==> flow/design.v <==
`timescale 1ns/1ps
module dut #(
    parameter int DATAW = 16
)(
    input  wire                 clk,
    input  wire                 rst_n,
    input  wire                 in_valid,
    output wire                 in_ready,
    input  wire signed [DATAW-1:0] in_data,
    output reg                  out_valid,
    input  wire                 out_ready,
    output reg signed [2*DATAW-1:0] out_data
);
    assign in_ready = rst_n && (!out_valid || out_ready);
    always @(posedge clk or negedge rst_n) begin
        if (!rst_n) begin
            out_valid <= 1'b0;
            out_data  <= '0;
        end else begin
            if (in_valid && in_ready) begin
                out_data  <= in_data * in_data;  
                out_valid <= 1'b1;
            end else if (out_valid && out_ready) begin
                out_valid <= 1'b0;
            end
        end
    end
endmodule
Step by step through the tools: dut
What the tools print for dut, step after step.
Line numbers count from 1 in the design file above.
Operators: Yosys type, input widths -> output width; for muxes data width and select width s.
{"block": "setup", "top": "dut", "clock_port": "clk", "cell_library": "sky130hd", "lib_corner": "tt_025C_1v80"}

After elaboration
Yosys after proc, flatten, opt, wreduce and memory -nomap, before mapping. Memory bits, and registers merged into a memory's read port (data or address), are not among the register bits. Print and check cells are not counted. Equal cells are merged and count once.
{"block": "bits", "regBits": 33, "wordCells": 11, "out_inout_bits": 34}
{"block": "classes", "n_mux": 2, "multipliers": 1, "n_reduce_logical": 6}
{"block": "op_table", "operator": "$mul 16x16->32", "count": 1}
{"block": "op_table", "operator": "$logic_and 1x1->1", "count": 3}
{"block": "op_table", "operator": "$reduce_bool 2->1", "count": 1}
{"block": "op_table", "operator": "$mux 1", "count": 2}
{"block": "op_table", "operator": "$logic_or 1x1->1", "count": 1}
{"block": "op_table", "operator": "$logic_not 1->1", "count": 1}

Depth
Longest topological path by Yosys (ltp), each cell counted once; first at word level (registers and memories cut), then after technology mapping (sequential cells cut; the memories' decode and read muxes count).
{"block": "depth", "ltp_word": 5, "abc_area": 0, "depth_mapped": 24, "depth_no_buf": 22}

Synthesis result
Yosys stat after the flow's synthesis: flattened, memories mapped to cells. It holds for the ABC_AREA given above (unset counts as 0); a run with the other value may have another netlist.
Totals and module areas in this step are rounded.
{"block": "synth_totals", "mapped_cells": 1138, "yosys_area_um2": 10300, "buffers": 37, "flip_flops": 32}
{"block": "types", "type": "sky130_fd_sc_hd__fa_1", "count": 233, "area_total_um2": 4.66E+03}
{"block": "types", "type": "sky130_fd_sc_hd__inv_1", "count": 329, "area_total_um2": 1.23E+03}
{"block": "types", "type": "sky130_fd_sc_hd__ha_1", "count": 89, "area_total_um2": 1.11E+03}
{"block": "types", "type": "sky130_fd_sc_hd__dfrtp_1", "count": 32, "area_total_um2": 800.768}
{"block": "types", "type": "sky130_fd_sc_hd__nand2_1", "count": 125, "area_total_um2": 469.2}
{"block": "types", "type": "sky130_fd_sc_hd__and2_1", "count": 43, "area_total_um2": 269.008}
{"block": "types", "type": "sky130_fd_sc_hd__xnor2_1", "count": 28, "area_total_um2": 245.235}
{"block": "types", "type": "sky130_fd_sc_hd__nor2_1", "count": 41, "area_total_um2": 153.898}
{"block": "types", "type": "sky130_fd_sc_hd__o21ai_0", "count": 29, "area_total_um2": 145.139}
{"block": "types", "type": "sky130_fd_sc_hd__clkbuf_1", "count": 31, "area_total_um2": 116.362}
{"block": "types", "type": "sky130_fd_sc_hd__xor2_1", "count": 13, "area_total_um2": 113.859}
{"block": "types", "type": "sky130_fd_sc_hd__a21oi_1", "count": 22, "area_total_um2": 110.106}
{"block": "types", "type": "sky130_fd_sc_hd__a211oi_1", "count": 9, "area_total_um2": 67.565}
{"block": "types", "type": "sky130_fd_sc_hd__a21o_1", "count": 8, "area_total_um2": 60.058}
{"block": "types", "type": "sky130_fd_sc_hd__o21ai_1", "count": 12, "area_total_um2": 60.058}
{"block": "types", "type": "sky130_fd_sc_hd__o21bai_1", "count": 6, "area_total_um2": 45.043}
{"block": "types", "type": "sky130_fd_sc_hd__a31oi_1", "count": 7, "area_total_um2": 43.792}
{"block": "types", "type": "sky130_fd_sc_hd__nand2b_1", "count": 7, "area_total_um2": 43.792}
Not listed: further types 38, cells in them 74.

Worst setup path after synthesis
OpenSTA on the mapped netlist: ideal clock, no wires. The path of least setup slack (recovery checks aside). Input and output delay are each 20% of the period. Register names are those of the netlist, which keeps one name where synthesis merged equal registers.
{"block": "synth_timing", "path_type": "input-to-reg", "startpoint": "in in_data[15]", "endpoint": "reg out_data[30]", "arrival_time_ps": 7106, "t_required_ps": 7377, "delay_ps": 5729, "t_first_pin_ps": 1500, "path_stages": 22, "period_ps": 7500, "path_buffers": 2, "setup_ps": 123, "setup_slack_ps": 271, "period_less_setup_slack_ps": 7229}
"delay_ps" = arrival - input delay + setup time.
"path_stages" counts driving pins, that of a launching flip-flop among them; a cell with two outputs on the path counts twice.
"period_less_setup_slack_ps" is the clock period less the worst setup slack; recovery checks do not enter. This is arithmetic on one report: input and output delays are still those of the set period (20% each).
Between the ends stands the longest chain of elaborated cells between them, by number of cells; it is not shown to be the way that was timed. Of several equally long chains one is given.
Each line given opens the expression or statement behind the cell; cells for indexed reads and writes are added by Yosys, which also makes memories of some case tables.
{"block": "synth_via", "cell_sequence": "sky130_fd_sc_hd__clkbuf_1 sky130_fd_sc_hd__clkbuf_1 sky130_fd_sc_hd__nand2_1 sky130_fd_sc_hd__fa_1 sky130_fd_sc_hd__inv_1 sky130_fd_sc_hd__fa_1 sky130_fd_sc_hd__inv_1 sky130_fd_sc_hd__fa_1 sky130_fd_sc_hd__fa_1 sky130_fd_sc_hd__inv_1 sky130_fd_sc_hd__fa_1 sky130_fd_sc_hd__inv_1 sky130_fd_sc_hd__fa_1 sky130_fd_sc_hd__inv_1 sky130_fd_sc_hd__ha_1 sky130_fd_sc_hd__a21oi_1 sky130_fd_sc_hd__o21bai_1 sky130_fd_sc_hd__a21o_1 sky130_fd_sc_hd__a41o_1 sky130_fd_sc_hd__a311oi_1 sky130_fd_sc_hd__xor2_1 sky130_fd_sc_hd__o21ai_1", "elab_chain_len": 1}
{"block": "synth_lines", "element": "from (decl)", "line_no": 9, "rtl": "input  wire signed [DATAW-1:0] in_data,"}
{"block": "synth_lines", "element": "$mul 16x16->32", "line_no": 21, "rtl": "out_data  <= in_data * in_data;"}
{"block": "synth_lines", "element": "to (assign)", "line_no": 18, "rtl": "out_data  <= '0;"}
{"block": "synth_lines", "element": "to (assign)", "line_no": 21}
{"block": "synth_lines", "element": "to (decl)", "line_no": 12, "rtl": "output reg signed [2*DATAW-1:0] out_data"}

Worst path after layout
Path of least setup slack in the final report of run 2 (OpenROAD, finished layout, wires in). Where an end is a register, its clock arrival counts in the times.
The path's times are printed in steps of 10 ps; the period is the one set.
{"block": "layout_timing", "path_type": "input-to-reg", "startpoint": "in in_data[15]", "endpoint": "reg out_data[30]", "t_required_ps": 11020, "path_stages": 22, "period_ps": 10900, "t_first_pin_ps": 2180, "path_buffers": 2, "setup_slack_ps": 1980, "arrival_time_ps": 9040, "setup_ps": 160}
Between the ends stands the longest chain of elaborated cells between them, by number of cells; it is not shown to be the way that was timed. Of several equally long chains one is given.
{"block": "layout_via", "cell_sequence": "sky130_fd_sc_hd__clkdlybuf4s50_1 sky130_fd_sc_hd__buf_4 sky130_fd_sc_hd__inv_1 sky130_fd_sc_hd__nor2_1 sky130_fd_sc_hd__fa_1 sky130_fd_sc_hd__fa_1 sky130_fd_sc_hd__inv_1 sky130_fd_sc_hd__fa_1 sky130_fd_sc_hd__fa_1 sky130_fd_sc_hd__inv_1 sky130_fd_sc_hd__fa_1 sky130_fd_sc_hd__inv_1 sky130_fd_sc_hd__fa_1 sky130_fd_sc_hd__inv_1 sky130_fd_sc_hd__ha_1 sky130_fd_sc_hd__a21oi_1 sky130_fd_sc_hd__o21bai_1 sky130_fd_sc_hd__a21o_1 sky130_fd_sc_hd__a41o_1 sky130_fd_sc_hd__a311oi_1 sky130_fd_sc_hd__xor2_1 sky130_fd_sc_hd__o21ai_1", "elab_chain_len": 1}
{"block": "layout_lines", "element": "from (decl)", "line_no": 9, "rtl": "input  wire signed [DATAW-1:0] in_data,"}
{"block": "layout_lines", "element": "$mul 16x16->32", "line_no": 21, "rtl": "out_data  <= in_data * in_data;"}
{"block": "layout_lines", "element": "to (assign)", "line_no": 18, "rtl": "out_data  <= '0;"}
{"block": "layout_lines", "element": "to (assign)", "line_no": 21}
{"block": "layout_lines", "element": "to (decl)", "line_no": 12, "rtl": "output reg signed [2*DATAW-1:0] out_data"}

# Flow runs of dut

Stored flow runs of dut (4 of them; Yosys, OpenROAD, sky130hd). They differ in their settings and are not a sequence. Constraints: input delay and output delay 20% of the set period each, output load 0.01 pF.
"achieved_period_ps" means the clock period less the worst setup slack. The figure is calculated, with input and output delays left at 20% of the set period.
"worst_path_allowed_less_slack_ps" = time allowed to the worst setup path (clock period - input delay - output delay, where it has them) - its slack; a late launch clock adds to it, a late capture clock takes from it.
"worst_path_allowed_less_slack_ps" is given in steps of 10 ps.
The results are shown rounded.

Run 1
==> flow/run.sh <==
#!/bin/bash
# the make line also repeats the synthesis and layout settings of config.mk as NAME=value (left out here)
make -C /OpenROAD-flow-scripts/flow DESIGN_CONFIG=/design/flow/config.mk WORK_HOME=/design/flow/orfs CLKGATE_MAP_FILE= finish
==> flow/config.mk <==
export PLATFORM = sky130hd
export DESIGN_NAME = dut
export DESIGN_NICKNAME = dut
export VERILOG_FILES = /design/flow/design.v
export SDC_FILE = /design/flow/constraint.sdc
export NUM_CORES = 4
export LEC_CHECK = 0
export CAP_MARGIN = 15
export CELL_PAD_IN_SITES_DETAIL_PLACEMENT = 2
export CELL_PAD_IN_SITES_GLOBAL_PLACEMENT = 3
export CORE_ASPECT_RATIO = 1.11
export CORE_MARGIN = 7
export CORE_UTILIZATION = 40
export GPL_ROUTABILITY_DRIVEN = 0
export MAX_ROUTING_LAYER = met4
export PLACE_DENSITY_LB_ADDON = 0.26
export SETUP_SLACK_MARGIN = 0.19
export SLEW_MARGIN = 25
export TNS_END_PERCENT = 90
==> flow/constraint.sdc <==
create_clock -name core_clock -period 4.27 [get_ports {clk}]
set_input_delay 0.8540 -clock core_clock [delete_from_list [all_inputs] [get_ports {clk}]]
set_output_delay 0.8540 -clock core_clock [all_outputs]
set_load 0.01 [all_outputs]

==> results of run 1, as JSON <==
{
  "outcome": "no results, clock tree synthesis failed with DPL-0033"
}

Run 2
==> flow/run.sh <==
#!/bin/bash
# the make line also repeats the synthesis and layout settings of config.mk as NAME=value (left out here)
make -C /OpenROAD-flow-scripts/flow DESIGN_CONFIG=/design/flow/config.mk WORK_HOME=/design/flow/orfs CLKGATE_MAP_FILE= finish
==> flow/config.mk <==
export PLATFORM = sky130hd
export DESIGN_NAME = dut
export DESIGN_NICKNAME = dut
export VERILOG_FILES = /design/flow/design.v
export SDC_FILE = /design/flow/constraint.sdc
export NUM_CORES = 4
export LEC_CHECK = 0
export CAP_MARGIN = 20
export CELL_PAD_IN_SITES_DETAIL_PLACEMENT = 2
export CELL_PAD_IN_SITES_GLOBAL_PLACEMENT = 1
export CORE_ASPECT_RATIO = 1.15
export CORE_MARGIN = 6
export CORE_UTILIZATION = 19
export CTS_CLUSTER_DIAMETER = 87
export CTS_CLUSTER_SIZE = 64
export GPL_ROUTABILITY_DRIVEN = 1
export GPL_TIMING_DRIVEN = 1
export MIN_ROUTING_LAYER = met1
export SLEW_MARGIN = 5
==> flow/constraint.sdc <==
create_clock -name core_clock -period 10.9 [get_ports {clk}]
set_input_delay 2.1800 -clock core_clock [delete_from_list [all_inputs] [get_ports {clk}]]
set_output_delay 2.1800 -clock core_clock [all_outputs]
set_load 0.01 [all_outputs]

==> results of run 2, as JSON <==
{
  "worst_path_allowed_less_slack_ps": 6740,
  "worst_path_kind": "input-to-reg",
  "cell_area_final_um2": 11700,
  "yosys_chip_area_um2": 10300,
  "hold_ws_ps": 482,
  "final_setup_ws_ps": 1980,
  "finish.utilization_pct": 22.2,
  "dieArea_um2": 59900,
  "achieved_period_ps": 8924,
  "timing.setup.tns_ps": 0
}

Run 3
==> flow/run.sh <==
#!/bin/bash
# the make line also repeats the synthesis and layout settings of config.mk as NAME=value (left out here)
make -C /OpenROAD-flow-scripts/flow DESIGN_CONFIG=/design/flow/config.mk WORK_HOME=/design/flow/orfs CLKGATE_MAP_FILE= finish
==> flow/config.mk <==
export PLATFORM = sky130hd
export DESIGN_NAME = dut
export DESIGN_NICKNAME = dut
export VERILOG_FILES = /design/flow/design.v
export SDC_FILE = /design/flow/constraint.sdc
export NUM_CORES = 4
export LEC_CHECK = 0
export CAP_MARGIN = 5
export CELL_PAD_IN_SITES_DETAIL_PLACEMENT = 2
export CELL_PAD_IN_SITES_GLOBAL_PLACEMENT = 3
export CORE_MARGIN = 7
export CORE_UTILIZATION = 40
export MAX_ROUTING_LAYER = met4
export PLACE_DENSITY = 0.6
export SLEW_MARGIN = 25
export TNS_END_PERCENT = 90
==> flow/constraint.sdc <==
create_clock -name core_clock -period 4.27 [get_ports {clk}]
set_input_delay 0.8540 -clock core_clock [delete_from_list [all_inputs] [get_ports {clk}]]
set_output_delay 0.8540 -clock core_clock [all_outputs]
set_load 0.01 [all_outputs]

==> results of run 3, as JSON <==
{
  "outcome": "no results, clock tree synthesis failed with DPL-0033"
}

Run 4
==> flow/run.sh <==
#!/bin/bash
# the make line also repeats the synthesis and layout settings of config.mk as NAME=value (left out here)
make -C /OpenROAD-flow-scripts/flow DESIGN_CONFIG=/design/flow/config.mk WORK_HOME=/design/flow/orfs CLKGATE_MAP_FILE= finish
==> flow/config.mk <==
export PLATFORM = sky130hd
export DESIGN_NAME = dut
export DESIGN_NICKNAME = dut
export VERILOG_FILES = /design/flow/design.v
export SDC_FILE = /design/flow/constraint.sdc
export NUM_CORES = 4
export LEC_CHECK = 0
export ABC_AREA = 1
export CAP_MARGIN = 20
export CELL_PAD_IN_SITES_DETAIL_PLACEMENT = 2
export CORE_MARGIN = 10
export CORE_UTILIZATION = 69
export CTS_CLUSTER_SIZE = 48
export MAX_ROUTING_LAYER = met5
export SETUP_SLACK_MARGIN = 0.17
export SLEW_MARGIN = 40
==> flow/constraint.sdc <==
create_clock -name core_clock -period 5.48 [get_ports {clk}]
set_input_delay 1.0960 -clock core_clock [delete_from_list [all_inputs] [get_ports {clk}]]
set_output_delay 1.0960 -clock core_clock [all_outputs]
set_load 0.01 [all_outputs]

==> results of run 4, as JSON <==
{
  "outcome": "no results, placement failed with a tool error"
}
